==> flow/design.v <==
module ACTIVEPRO (
    input       RESET,
    input       SYS_CLOCK,                
    output reg  ACTIVE_DATA ,             
    output reg  ACTIVE_CLOCK,             
    input [511:0] ACTIVE_MESSAGE,         
    input [5:0] ACTIVE_CHANNEL,           
    input  ACTIVE_WR                      
    );
    reg [63:0][7:0] ACTIVE_MESSAGE_LATCHED; 
    reg [7:0] MESSAGE_LENGTH;
    reg [14:0] state;
    wire clockstate;
    wire [2:0] bitcount;
    wire [7:0] bytecount;
    assign clockstate = state[0];
    assign bitcount[2:0] = state[3:1];
    assign bytecount[7:0] = state[11:4];
    wire [7:0] FIRST_BYTE;
    assign FIRST_BYTE = 8'h7F;
    wire [7:0] SECOND_BYTE;
    assign SECOND_BYTE = (ACTIVE_CHANNEL & 8'h3F) | 8'h40;
    reg [7:0] clock_divider;
    reg [7:0] NEW_LENGTH;
    always @*
    begin
        NEW_LENGTH = 8'd66;
        for (int x = 63; x >= 1; x--)
            if (ACTIVE_MESSAGE[8*x +: 8] == 8'h0)
                NEW_LENGTH = x + 2;         
    end
    always @ (posedge SYS_CLOCK)
    begin
        if (RESET)
        begin
            state <= 0;
            ACTIVE_CLOCK <= 0;
            ACTIVE_DATA <= 0;
        end
        else
        begin
            if (state)
            begin
                state <= state + 1;
                if (clockstate == 1)    
                begin
                    ACTIVE_CLOCK <= 0;
                    if (bytecount == 0)
                        ACTIVE_DATA <= FIRST_BYTE[7-bitcount];
                    else if (bytecount == 1)
                        ACTIVE_DATA <= SECOND_BYTE[7-bitcount];
                    else
                        ACTIVE_DATA <= ACTIVE_MESSAGE_LATCHED[MESSAGE_LENGTH - bytecount - 1][7-bitcount];
                end
                else if (clockstate == 0)  ACTIVE_CLOCK <= 1;
                if (bytecount >= MESSAGE_LENGTH) state <= 0;
            end
            else         
            begin
                if (ACTIVE_WR) 
                begin
                    state <= 1;      
                    ACTIVE_MESSAGE_LATCHED <= ACTIVE_MESSAGE;
                    MESSAGE_LENGTH <= NEW_LENGTH;
                end
            end
        end
    end
endmodule 
# Step by step through the tools: ACTIVEPRO
# Module ACTIVEPRO before and after one edit of its RTL, step after step.
# "orig" refers to lines of the RTL above, "edited" to lines of the edited file.
# "diff" is "edited" less "orig", of the values as shown; "change_rel_pct" is that difference over "orig", in percent.
# Operators: Yosys type, input widths -> output width; for muxes data width and select width s.
# A cell with -- has no value.
# setup
top_module	ACTIVEPRO
clock_port	SYS_CLOCK
lib	sky130hd
corner	tt_025C_1v80

# The edit
# The edit as a unified diff against the file above.
# The edit is scripted: it alters the design's behaviour and was not made to optimise anything.
# begin of diff
@@ -58,5 +58,4 @@
             else         
             begin
-                if (ACTIVE_WR) 
                 begin
                     state <= 1;      
# end of diff

# Word level
# Source: Yosys, flattened and elaborated, memories not mapped. Widths are those after wreduce. Registers that Yosys merges into a memory's read port (data or address) are not register bits. Print and check cells do not count. Equal cells are merged and count once.
# bits
item	orig	edited	diff	change_rel_pct
ff_bits	537	537	0	0.00
in_bits	521	521	0	0.00
output_inout_bits	2	2	0	0.00
elab_cells	163	163	0	0.00
# op_classes
item	orig	edited	diff	change_rel_pct
addsub	5	5	0	0.00
n_cmp	1	1	0	0.00
equal	1	1	0	0.00
n_shift	3	3	0	0.00
n_mux	68	67	-1	-1.47
logic	2	2	0	0.00
reduce_and_logical	73	73	0	0.00
# op_table
operator	orig	edited	diff	change_rel_pct
$mux 15	3	0	-3	-100.00
$mux 1	3	5	2	66.67
$reduce_and 2->1	1	2	1	100.00
$reduce_and 3->1	1	0	-1	-100.00
$reduce_bool 2->1	1	0	-1	-100.00
$reduce_or 3->1	0	1	1	--
# Operator kinds equal on both sides are left out: 23.

# Depth
# Yosys ltp: most cells in a row. Word level: on the elaborated netlist, between registers, memories and ports. Mapped: between sequential cells and ports; inverters and the memories' decode and read muxes count.
# logic_depth
item	orig	edited	diff	change_rel_pct
depth_word	63	63	0	0.00
ABC_AREA	0	0	--	--
mapped_depth	16	17	1	6.25
mapped_depth_nobuf	15	14	-1	-6.67

# After synthesis
# Yosys stat after the flow's synthesis: flattened, memories mapped to cells. It holds for the ABC_AREA given above (unset counts as 0); a run with the other value may have another netlist.
# types
type	orig	edited	diff	change_rel_pct
sky130_fd_sc_hd__a22o_1	22	8	-14	-63.64
sky130_fd_sc_hd__a22oi_1	30	43	13	43.33
sky130_fd_sc_hd__a21oi_1	24	37	13	54.17
sky130_fd_sc_hd__o21ai_0	24	15	-9	-37.50
sky130_fd_sc_hd__nor3_1	18	10	-8	-44.44
sky130_fd_sc_hd__a221oi_1	13	7	-6	-46.15
sky130_fd_sc_hd__mux4_2	130	135	5	3.85
sky130_fd_sc_hd__xor2_1	7	12	5	71.43
sky130_fd_sc_hd__nand2_1	99	95	-4	-4.04
sky130_fd_sc_hd__inv_1	19	23	4	21.05
sky130_fd_sc_hd__clkbuf_1	16	20	4	25.00
sky130_fd_sc_hd__a31oi_1	10	6	-4	-40.00
sky130_fd_sc_hd__a21o_1	6	2	-4	-66.67
sky130_fd_sc_hd__nand2b_1	2	6	4	200.00
sky130_fd_sc_hd__o2111ai_1	5	2	-3	-60.00
sky130_fd_sc_hd__a311oi_1	1	4	3	300.00
sky130_fd_sc_hd__and3_1	1	4	3	300.00
sky130_fd_sc_hd__nor2_1	51	49	-2	-3.92
# Cell types equal on both sides are left out: 10.
# The list need not be complete.
# synth_totals
item	orig	edited	diff	change_rel_pct
stdcells	1301	1287	-14	-1.08
synth_area_um2	22644.2	22601.7	-42.5	-0.19
ff_cells	536	536	0	0.00
buffers	49	48	-1	-2.04

# Path before layout
# OpenSTA on the mapped netlist: ideal clock, no wires. The path of least setup slack (recovery checks aside). Input and output delay are each 20% of the period. Register names are those of the netlist, which keeps one name where synthesis merged equal registers.
# synth_timing
item	orig	edited	diff	change_rel_pct
kind	input to register	input to register	--	--
from	input RESET	input RESET	--	--
to	register ACTIVE_MESSAGE_LATCHED	register ACTIVE_MESSAGE_LATCHED	--	--
tclk_ns	10.0	10.0	0.0	0.00
setup_ns	2.155	1.416	-0.739	--
launch_ns	2.000	2.000	0.000	0.00
t_arrival_ns	39.394	23.262	-16.132	-40.95
required_ns	7.845	8.584	0.739	9.42
slack_ns	-31.549	-14.679	16.870	--
delay_ns	39.549	22.678	-16.871	-42.66
path_stages	1	1	0	0.00
synth_period_reached_ns	41.549	24.679	-16.870	-40.60
# "delay_ns" = arrival - input delay + setup time.
# "path_stages": output pins that drive a net of the path, with the launching flip-flop's if there is one; two outputs of one cell count as two.
# "synth_period_reached_ns" is the clock period less the worst setup slack; recovery checks do not enter. This is arithmetic on one report: input and output delays are still those of the set period (20% each).
# An end named without its bit number is one bit of that signal or, where synthesis recoded a state register, one of its new flip-flops.
# Between the ends stands the longest chain of elaborated cells between them, by number of cells; it is not shown to be the way that was timed. Of several equally long chains one is given.
# A line is the first line of the expression or statement that the cell stems from. Yosys adds cells for indexed reads and writes and turns some case tables into memories.
# synth_between_orig
cell_sequence	sky130_fd_sc_hd__nor3b_1
elab_chain_cells	2
cone_cells	2
cone_lines	0
classes_between	1 x logic; 1 x reduce/logical
# synth_lines_orig
item	line_no	rtl
from (decl)	2	input       RESET,
$not 1->1	--
$reduce_and 3->1	--
to (assign)	63	ACTIVE_MESSAGE_LATCHED <= ACTIVE_MESSAGE;
to (decl)	10	reg [63:0][7:0] ACTIVE_MESSAGE_LATCHED;
# synth_between_edited
cell_sequence	sky130_fd_sc_hd__nor2_1
elab_chain_cells	2
cone_cells	2
cone_lines	0
classes_between	1 x logic; 1 x reduce/logical
# synth_lines_edited
item	line_no	rtl
from (decl)	2	input       RESET,
$not 1->1	--
$reduce_and 2->1	--
to (assign)	62	ACTIVE_MESSAGE_LATCHED <= ACTIVE_MESSAGE;
to (decl)	10	reg [63:0][7:0] ACTIVE_MESSAGE_LATCHED;

# Path in the finished layout
# Path of least setup slack in the final report of each run of pair 1 (OpenROAD, finished layout, wires in). Where an end is a register, its clock arrival counts in the times.
# layout_timing
item	orig	edited	diff	change_rel_pct
kind	input to register	input to register	--	--
from	input ACTIVE_MESSAGE[441]	input RESET	--	--
to	register MESSAGE_LENGTH[2]	register ACTIVE_MESSAGE_LATCHED	--	--
tclk_ns	10.0	10.0	0.0	0.00
setup_ns	0.27	0.37	0.10	--
launch_ns	2.00	2.00	0.00	0.00
t_arrival_ns	4.83	5.02	0.19	3.93
required_ns	10.33	10.22	-0.11	-1.06
slack_ns	5.49	5.20	-0.29	--
path_stages	10	5	-5	-50.00
# An end named without its bit number is one bit of that signal or, where synthesis recoded a state register, one of its new flip-flops.
# Between the ends stands the longest chain of elaborated cells between them, by number of cells; it is not shown to be the way that was timed. Of several equally long chains one is given.
# layout_between_orig
cell_sequence	sky130_fd_sc_hd__clkdlybuf4s50_1 sky130_fd_sc_hd__nor4_1 sky130_fd_sc_hd__nand2_1 sky130_fd_sc_hd__and4_1 sky130_fd_sc_hd__a21oi_1 sky130_fd_sc_hd__o2111ai_1 sky130_fd_sc_hd__a211oi_1 sky130_fd_sc_hd__o31ai_1 sky130_fd_sc_hd__a211oi_1 sky130_fd_sc_hd__o21ai_0
elab_chain_cells	55
cone_cells	55
cone_lines	1
classes_between	54 x mux; 1 x reduce/logical
# layout_lines_orig
item	line_no	rtl
from (decl)	6	input [511:0] ACTIVE_MESSAGE,
$logic_not 8->1	29	if (ACTIVE_MESSAGE[8*x +: 8] == 8'h0)
$mux 6 x26	29
$mux 5 x16	29
$mux 4 x8	29
$mux 3 x4	29
to (assign)	64	MESSAGE_LENGTH <= NEW_LENGTH;
to (decl)	11	reg [7:0] MESSAGE_LENGTH;
# layout_between_edited
cell_sequence	sky130_fd_sc_hd__clkdlybuf4s50_1 sky130_fd_sc_hd__nor2_4 sky130_fd_sc_hd__buf_4 sky130_fd_sc_hd__buf_12 sky130_fd_sc_hd__buf_16
elab_chain_cells	2
cone_cells	2
cone_lines	0
classes_between	1 x logic; 1 x reduce/logical
# layout_lines_edited
item	line_no	rtl
from (decl)	2	input       RESET,
$not 1->1	--
$reduce_and 2->1	--
to (assign)	62	ACTIVE_MESSAGE_LATCHED <= ACTIVE_MESSAGE;
to (decl)	10	reg [63:0][7:0] ACTIVE_MESSAGE_LATCHED;

# Layout results
# Both versions went through the flow (Yosys, OpenROAD) with the same settings in each pair. Constraints: input delay and output delay 20% of the set period each, output load 0.01 pF.
# flow_settings_pair_1
CORE_UTILIZATION	50
PLACE_DENSITY	0.6
period_ns	10.0
CAP_MARGIN	20
CORE_MARGIN	2
SLEW_MARGIN	20
# results_pair_1
item	orig	edited	diff	change_rel_pct
synth_chip_area_um2	22644.2	22601.7	-42.5	-0.19
design_die_area_um2	47006.6	46919.9	-86.7	-0.18
cell_area_final_um2	30304.1	30175.2	-128.9	-0.43
post_route_util_frac	0.682	0.679	-0.003	--
fin_ws_ns	5.495	5.197	-0.298	--
setup_tns_ns	0.000	0.000	0.000	--
timing.hold.ws_ns	0.498	0.510	0.012	--
total_power_w	0.005223	0.005248	0.000025	0.48
clock_period_reached_ns	4.505	4.803	0.298	6.61
# flow_settings_pair_2
CORE_UTILIZATION	61
CTS_CLUSTER_SIZE	94
GPL_ROUTABILITY_DRIVEN	0
PLACE_DENSITY_LB_ADDON	0.27
SETUP_SLACK_MARGIN	0.53
SLEW_MARGIN	40
period_ns	7.07
CAP_MARGIN	20
CORE_MARGIN	2
# results_pair_2
item	orig	edited	diff	change_rel_pct
synth_chip_area_um2	22644.2	22601.7	-42.5	-0.19
design_die_area_um2	38679.1	38608.3	-70.8	-0.18
cell_area_final_um2	30349.1	30133.9	-215.2	-0.71
post_route_util_frac	0.829	0.825	-0.004	--
fin_ws_ns	2.949	2.760	-0.189	--
setup_tns_ns	0.000	0.000	0.000	--
timing.hold.ws_ns	0.494	0.506	0.012	--
total_power_w	0.007448	0.007419	-0.000029	-0.39
clock_period_reached_ns	4.121	4.310	0.189	4.59
# "clock_period_reached_ns" = clock period - worst setup slack. The figure is calculated, with input and output delays left at 20% of the set period.
# By "total_power_w" is meant OpenSTA's value without simulated activity: inputs other than the clock are taken to toggle once in ten clock periods, and the tool carries that through the logic.
